==> flow/design.v <==
module Booth4(
    input   wire    [63:0]  A,
    input   wire    [2:0]   B_pp,
    output  reg     [64:0]  PP,
    output  wire    E,
    output  wire    S
);
    assign E = ((B_pp == 3'b000) || (A[63] == B_pp[2])) && (B_pp != 3'b111);
    assign S = B_pp[2];
    always @ (*) begin
        case (B_pp)
            3'b000: PP = 65'b0;
            3'b001: PP = {A[63], A};
            3'b010: PP = {A[63], A};
            3'b011: PP = {A, 1'b0};
            3'b100: PP = ~{A, 1'b0};
            3'b101: PP = ~{A[63], A};
            3'b110: PP = ~{A[63], A};
            3'b111: PP = ~65'b0;
        endcase
    end
endmodule
module booth_mul64(
    input   wire    clk,
    input   wire    nrst,
    input   wire    [63:0]  A,
    input   wire    [63:0]  B,
    output  reg     [127:0] P,
    input   wire    start,
    output  wire    ready
);
    localparam S_IDLE = 2'b00;
    localparam S_LOAD = 2'b01;
    localparam S_BUSY = 2'b10;
    localparam S_FINISH = 2'b11;
    reg [1:0] STATE;
    reg [1:0] next_state;
    reg [5:0] count;
    assign ready = (STATE == S_IDLE);
    reg [63:0] A_buf;
    reg [64:0] B_buf;
    reg [67:0] P_cur;
    reg [63:0] P_sft;
    reg [63:0] Ss;
    wire [64:0] PP;
    wire E, S;
    Booth4 enc(A_buf, B_buf[2:0], PP, E, S);
    always @ (*) begin
        next_state = STATE;
        if (STATE == S_IDLE && start == 1'b1)
            next_state = S_LOAD;
        if (STATE == S_LOAD)
            next_state = S_BUSY;
        if (STATE == S_BUSY && count == 6'd31)
            next_state = S_FINISH;
        if (STATE == S_FINISH)
            next_state = S_IDLE;
    end
    always @ (posedge clk or negedge nrst) begin
        if (~nrst) begin
            STATE <= S_IDLE;
        end
        else begin
            STATE <= next_state;
        end
    end
    always @ (posedge clk or negedge nrst) begin
        if (~nrst) begin
            count <= 6'd0;
        end
        else begin
            if (STATE == S_BUSY)
                count <= count + 1;
            else
                count <= 6'd0;
        end
    end
    always @ (posedge clk or negedge nrst) begin
        if (~nrst) begin
            A_buf <= 64'd0;
            B_buf <= 64'd0;
        end
        else begin
            if (next_state == S_LOAD) begin
                A_buf <= A;
                B_buf <= {B, 1'b0};
            end
            else if (STATE == S_BUSY) begin
                B_buf <= B_buf >> 2;
            end
        end
    end
    always @ (posedge clk or negedge nrst) begin
        if (~nrst) begin
            P_cur <= 68'd0;
            P_sft <= 64'd0;
        end
        else begin
            if (STATE == S_BUSY) begin
                if (count == 6'd0)
                    {P_cur, P_sft} <= {(P_cur + {E, ~E, ~E, PP}), P_sft} >> 2;
                else
                    {P_cur, P_sft} <= {(P_cur + {1'b1, E, PP}), P_sft} >> 2;
            end
            else begin
                P_cur <= 68'd0;
                P_sft <= 64'd0;
            end
        end
    end
    always @ (posedge clk or negedge nrst) begin
        if (~nrst) begin
            Ss <= 64'b0;
        end
        else begin
            if (STATE == S_BUSY) begin
                Ss <= {1'b0, S, Ss[63:2]};
            end
            else begin
                Ss <= 64'd0;
            end
        end
    end
    always @ (posedge clk or negedge nrst) begin
        if (~nrst) begin
            P <= 128'd0;
        end
        else begin
            if (STATE == S_FINISH) begin
                P <= {P_cur[63:0], P_sft} + Ss;
            end
            else if (next_state == S_LOAD) begin
                P <= 128'd0;
            end
        end
    end
endmodule
==> reports on booth_mul64 <==
Reports on booth_mul64
Tool output for the design above before and after an edit, in the order of the flow.
"before" refers to lines of the RTL above, "after" to lines of the edited file.
"change": "after" minus "before" as printed here. "rel. change": 100 x difference / "before".
Operators: Yosys type, input widths -> output width; for muxes data width and select width s.
Cell names lack the library's common part.
Not given: --
Set-up
  top module: booth_mul64
  clock input: clk
  standard-cell library: sky130hd
  library corner: tt_025C_1v80

Diff
Unified diff, file above to edited file.
The edited RTL no longer does the same as the RTL above: the edit was made by script, with no optimisation intended.
begin of diff
@@ -25,9 +25,11 @@
     input   wire    nrst,
     input   wire    [63:0]  A,
-    input   wire    [63:0]  B,
+    input   wire    [63:0]  B_in,
     output  reg     [127:0] P,
     input   wire    start,
     output  wire    ready
 );
+    reg [63:0] B;
+    always @(posedge clk) B <= B_in;
     localparam S_IDLE = 2'b00;
     localparam S_LOAD = 2'b01;
end of diff

Word-level counts
Yosys after proc, flatten, opt, wreduce and memory -nomap, before mapping. Memory bits, and registers merged into a memory's read port (data or address), are not among the register bits. Print and check cells are not counted. Equal cells are merged and count once.
Bit counts
  register bits: before 458, after 522, change +64, rel. change +13.97%
  input bits: before 131, after 131, change 0, rel. change 0.00%
  elaborated cells: before 55, after 56, change +1, rel. change +1.82%
Operators by class
  add/subtract/negate cells: before 4, after 4, change 0, rel. change 0.00%
  equal/unequal tests: before 14, after 14, change 0, rel. change 0.00%
  multiplexer cells: before 15, after 15, change 0, rel. change 0.00%
  bitwise operators: before 3, after 3, change 0, rel. change 0.00%
  reductions and logical operators: before 11, after 11, change 0, rel. change 0.00%
Operator kinds equal on both sides are left out: 29.

Depth
Yosys ltp: most cells in a row. Word level: on the elaborated netlist, between registers, memories and ports. Mapped: between sequential cells and ports; inverters and the memories' decode and read muxes count.
Logic depth
  word-level depth: before 9, after 9, change 0, rel. change 0.00%
  ABC_AREA: before 0, after 0
  depth in mapped cells: before 20, after 18, change -2, rel. change -10.00%
  depth with buffers taken out: before 17, after 15, change -2, rel. change -11.76%

Netlist
The flow's flattened synthesis, as Yosys stat reports it; memories are mapped. The netlist is that of the ABC_AREA named above (0 if unset); the other value can give another one.
Synthesis totals
  standard cells after synthesis: before 2898, after 3158, change +260, rel. change +8.97%
  mapped area (um2): before 25054.0, after 27391.3, change +2337.3, rel. change +9.33%
  area of sequential cells (um2): before 10736.5, after 12017.8, change +1281.3, rel. change +11.93%
  flip-flop cells: before 429, after 493, change +64, rel. change +14.92%
  buffer cells: before 179, after 201, change +22, rel. change +12.29%
Cells by type
  dfxtp_1: before 0, after 64, change +64
  o21ai_1: before 4, after 51, change +47, rel. change +1175.00%
  a21oi_1: before 165, after 200, change +35, rel. change +21.21%
  nand4_1: before 33, after 63, change +30, rel. change +90.91%
  nor2_1: before 266, after 293, change +27, rel. change +10.15%
  a21o_1: before 56, after 32, change -24, rel. change -42.86%
  o21ai_0: before 229, after 206, change -23, rel. change -10.04%
  a211oi_1: before 6, after 25, change +19, rel. change +316.67%
  o22ai_1: before 70, after 88, change +18, rel. change +25.71%
  o2111ai_1: before 0, after 17, change +17
  clkbuf_1: before 159, after 175, change +16, rel. change +10.06%
  nand2_1: before 534, after 549, change +15, rel. change +2.81%
  xnor2_1: before 107, after 94, change -13, rel. change -12.15%
  o211ai_1: before 6, after 16, change +10, rel. change +166.67%
  a2111oi_2: before 0, after 10, change +10
  inv_1: before 32, after 41, change +9, rel. change +28.12%
  a22o_1: before 15, after 6, change -9, rel. change -60.00%
  xor2_1: before 82, after 76, change -6, rel. change -7.32%
Cell types equal on both sides are left out: 10.
The list need not be complete.
By module: a second synthesis without flattening, with its own total; a netlist apart from the flattened one above.
Second synthesis, totals
  cells (unflattened synthesis): before 2871, after 2963, change +92, rel. change +3.20%
  area total of the unflattened synthesis (um2): before 25456.9, after 27273.7, change +1816.8, rel. change +7.14%
Each row is one instance without its submodules.
By module, before
  booth_mul64: instances 1, cells 2552, area 23188.5 um2, sequential area 10736.5 um2
  Booth4: instances 1, cells 319, area 2268.4 um2, sequential area 0.0 um2
By module, after
  booth_mul64: instances 1, cells 2644, area 25005.2 um2, sequential area 12017.8 um2
  Booth4: instances 1, cells 319, area 2268.4 um2, sequential area 0.0 um2

Worst setup path after synthesis
Source: OpenSTA report_checks on the synthesized netlist (no wires, ideal clock, input and output delay 20% of the period each), path of least setup slack; recovery checks are left aside. Register names are those of the netlist, which keeps one name where synthesis merged equal registers.
Path post-synthesis
  path type: before flip-flop to flip-flop, after flip-flop to flip-flop
  start point: before register B_buf[1], after register B_buf[1]
  end point: before register P_cur[63], after register P_cur[65]
  period (ns): before 6.0, after 6.0, change 0.0, rel. change 0.00%
  launch time at the first pin (ns): before 0.000, after 0.000, change 0.000
  arrival time (ns): before 4.128, after 3.675, change -0.453, rel. change -10.97%
  required time (ns): before 5.872, after 5.856, change -0.016, rel. change -0.27%
  setup slack (ns): before 1.745, after 2.181, change +0.436
  delay of the path (ns): before 4.256, after 3.819, change -0.437, rel. change -10.27%
  driving pins on the path: before 19, after 17, change -2, rel. change -10.53%
  path buffers: before 2, after 2, change 0, rel. change 0.00%
  period reached after synthesis (ns): before 4.255, after 3.819, change -0.436, rel. change -10.25%
"delay of the path" = arrival - input delay + setup time.
"driving pins on the path": output pins that drive a net of the path, with the launching flip-flop's if there is one; two outputs of one cell count as two.
"period reached after synthesis" = period - worst setup slack (recovery checks aside). The figure is calculated, with input and output delays left at 20% of the set period.
Between the ends stands the longest chain of elaborated cells between them, by number of cells; it is not shown to be the way that was timed. Of several equally long chains one is given.
A line is the first line of the expression or statement that the cell stems from. Yosys adds cells for indexed reads and writes and turns some case tables into memories.
A register here has more assigning lines than the two given.
Between the ends, post-synthesis, before
  cell sequence: dfrtp_1 -> clkbuf_1 -> clkbuf_1 -> o22ai_1 -> nor2_1 -> nor2_1 -> a221oi_1 -> ha_1 -> a21oi_1 -> a2111oi_4 -> o21ai_2 -> o21ai_2 -> a21oi_2 -> o41a_1 -> o21a_1 -> o211ai_2 -> a31oi_1 -> o221ai_2 -> mux2_1
  length of the longest elaborated chain: 7
  elaborated cells between the ends (all ways): 19
  those cells by class: add/sub: 2; eq/ne: 8; mux: 3; logic: 1; reduce/logical: 5
RTL lines, path post-synthesis, before
  start: declaration: line 41  | reg [64:0] B_buf;
  start: assignment: line 86  | B_buf <= {B, 1'b0};
  start: assignment: line 89  | B_buf <= B_buf >> 2;
  $logic_not 3->1: line 8  | assign E = ((B_pp == 3'b000) || (A[63] == B_pp[2])) && (B_pp != 3'b111);
  $logic_or 1x1->1: line 8
  $logic_and 1x1->1: line 8
  $not 1->1: line 101  | {P_cur, P_sft} <= {(P_cur + {E, ~E, ~E, PP}), P_sft} >> 2;
  $add 66x68->68: line 101
  $mux 66: line 100  | if (count == 6'd0)
  $mux 66: line 99  | if (STATE == S_BUSY) begin
  end: assignment: line 95  | P_cur <= 68'd0;
  end: assignment: line 106  | P_cur <= 68'd0;
Between the ends, post-synthesis, after
  cell sequence: dfrtp_1 -> clkbuf_1 -> clkbuf_1 -> o22ai_1 -> nor2_1 -> nor2_1 -> a221oi_1 -> ha_1 -> a211oi_1 -> nor2_1 -> a211oi_1 -> o21ai_0 -> a21o_1 -> a21o_1 -> o2111a_1 -> o2111ai_1 -> a221oi_1
  length of the longest elaborated chain: 7
  elaborated cells between the ends (all ways): 19
  those cells by class: add/sub: 2; eq/ne: 8; mux: 3; logic: 1; reduce/logical: 5
RTL lines, path post-synthesis, after
  start: declaration: line 43  | reg [64:0] B_buf;
  start: assignment: line 88  | B_buf <= {B, 1'b0};
  start: assignment: line 91  | B_buf <= B_buf >> 2;
  $logic_not 3->1: line 8  | assign E = ((B_pp == 3'b000) || (A[63] == B_pp[2])) && (B_pp != 3'b111);
  $logic_or 1x1->1: line 8
  $logic_and 1x1->1: line 8
  $not 1->1: line 103  | {P_cur, P_sft} <= {(P_cur + {E, ~E, ~E, PP}), P_sft} >> 2;
  $add 66x68->68: line 103
  $mux 66: line 102  | if (count == 6'd0)
  $mux 66: line 101  | if (STATE == S_BUSY) begin
  end: assignment: line 97  | P_cur <= 68'd0;
  end: assignment: line 108  | P_cur <= 68'd0;

Worst path after layout
Path of least setup slack in the final report of each run of pair 1 (OpenROAD, finished layout, wires in). Where an end is a register, its clock arrival counts in the times.
Path after layout
  path type: before flip-flop to flip-flop, after flip-flop to flip-flop
  start point: before register B_buf[1], after register B_buf[1]
  end point: before register P_cur[63], after register P_cur[59]
  period (ns): before 6.0, after 6.0, change 0.0, rel. change 0.00%
  launch time at the first pin (ns): before 0.60, after 0.62, change +0.02, rel. change +3.33%
  arrival time (ns): before 5.52, after 5.59, change +0.07, rel. change +1.27%
  required time (ns): before 6.49, after 6.54, change +0.05, rel. change +0.77%
  setup slack (ns): before 0.97, after 0.95, change -0.02
  driving pins on the path: before 15, after 16, change +1, rel. change +6.67%
  path buffers: before 1, after 1, change 0, rel. change 0.00%
Between the ends stands the longest chain of elaborated cells between them, by number of cells; it is not shown to be the way that was timed. Of several equally long chains one is given.
A register here has more assigning lines than the two given.
Between the ends, after layout, before
  cell sequence: dfrtp_4 -> xor2_1 -> and2_2 -> buf_4 -> a221oi_1 -> ha_1 -> nand4_1 -> nor4b_1 -> a21oi_2 -> o41a_1 -> o21a_1 -> o211ai_2 -> a31oi_1 -> o221ai_2 -> mux2_1
  length of the longest elaborated chain: 7
  elaborated cells between the ends (all ways): 19
  those cells by class: add/sub: 2; eq/ne: 8; mux: 3; logic: 1; reduce/logical: 5
RTL lines, path after layout, before
  start: declaration: line 41  | reg [64:0] B_buf;
  start: assignment: line 86  | B_buf <= {B, 1'b0};
  start: assignment: line 89  | B_buf <= B_buf >> 2;
  $logic_not 3->1: line 8  | assign E = ((B_pp == 3'b000) || (A[63] == B_pp[2])) && (B_pp != 3'b111);
  $logic_or 1x1->1: line 8
  $logic_and 1x1->1: line 8
  $not 1->1: line 101  | {P_cur, P_sft} <= {(P_cur + {E, ~E, ~E, PP}), P_sft} >> 2;
  $add 66x68->68: line 101
  $mux 66: line 100  | if (count == 6'd0)
  $mux 66: line 99  | if (STATE == S_BUSY) begin
  end: assignment: line 95  | P_cur <= 68'd0;
  end: assignment: line 106  | P_cur <= 68'd0;
Between the ends, after layout, after
  cell sequence: dfrtp_4 -> buf_4 -> o22ai_1 -> nor2_1 -> nor2_1 -> a221oi_1 -> ha_1 -> nand3_1 -> nor2_1 -> a211oi_1 -> a211oi_1 -> o21ai_0 -> a21boi_0 -> or2_1 -> a21oi_1 -> mux2i_1
  length of the longest elaborated chain: 6
  elaborated cells between the ends (all ways): 15
  those cells by class: add/sub: 2; eq/ne: 7; mux: 3; reduce/logical: 3
RTL lines, path after layout, after
  start: declaration: line 43  | reg [64:0] B_buf;
  start: assignment: line 88  | B_buf <= {B, 1'b0};
  start: assignment: line 91  | B_buf <= B_buf >> 2;
  $eq 3x3->1: line 11  | case (B_pp)
  $reduce_or 2->1
  $pmux 65 s6: line 11
  $add 66x67->68: line 105  | {P_cur, P_sft} <= {(P_cur + {1'b1, E, PP}), P_sft} >> 2;
  $mux 66: line 102  | if (count == 6'd0)
  $mux 66: line 101  | if (STATE == S_BUSY) begin
  end: assignment: line 97  | P_cur <= 68'd0;
  end: assignment: line 108  | P_cur <= 68'd0;

Measured runs
Both versions went through the flow (Yosys, OpenROAD) with the same settings in each pair. Constraints: input delay and output delay 20% of the set period each, output load 0.01 pF.
Flow settings, pair 1
  CORE_UTILIZATION: 40
  period_ns: 6.0
  CAP_MARGIN: 20
  CORE_MARGIN: 2
  SLEW_MARGIN: 20
Final reports, pair 1
  chip area in the Yosys report (um2): before 25054.0, after 27391.3, change +2337.3, rel. change +9.33%
  overall die area (um2): before 64653.2, after 70588.5, change +5935.3, rel. change +9.18%
  standard-cell area of the final layout (um2): before 30186.5, after 32578.7, change +2392.2, rel. change +7.92%
  post-layout utilization (%): before 48.8, after 48.3, change -0.5
  worst setup slack after layout (ns): before 0.970, after 0.947, change -0.023
  setup TNS (ns): before 0.000, after 0.000, change 0.000
  worst hold slack after layout (ns): before 0.477, after 0.426, change -0.051
  total power of the final layout (mW): before 14.954, after 15.849, change +0.895, rel. change +5.99%
  reached clock period (ns): before 5.030, after 5.053, change +0.023, rel. change +0.46%
Flow settings, pair 2
  ABC_AREA: 0
  CORE_UTILIZATION: 20
  CTS_CLUSTER_DIAMETER: 261
  MIN_ROUTING_LAYER: met1
  PLACE_DENSITY: 0.66
  SETUP_SLACK_MARGIN: 1.67
  SLEW_MARGIN: 15
  TNS_END_PERCENT: 90
  period_ns: 8.86
  CAP_MARGIN: 20
  CORE_MARGIN: 2
Final reports, pair 2
  chip area in the Yosys report (um2): before 25054.0, after 27391.3, change +2337.3, rel. change +9.33%
  overall die area (um2): before 128117.0, after 139932.0, change +11815.0, rel. change +9.22%
  standard-cell area of the final layout (um2): before 30938.4, after 33799.9, change +2861.5, rel. change +9.25%
  post-layout utilization (%): before 25.0, after 24.9, change -0.1
  worst setup slack after layout (ns): before 3.129, after 2.986, change -0.143
  setup TNS (ns): before 0.000, after 0.000, change 0.000
  worst hold slack after layout (ns): before 0.476, after 0.408, change -0.068
  total power of the final layout (mW): before 9.913, after 10.941, change +1.028, rel. change +10.37%
  reached clock period (ns): before 5.731, after 5.874, change +0.143, rel. change +2.50%
"reached clock period" means the clock period less the worst setup slack. The figure is calculated, with input and output delays left at 20% of the set period.
"total power of the final layout": no workload was simulated; the value follows from the tool's default switching activity.
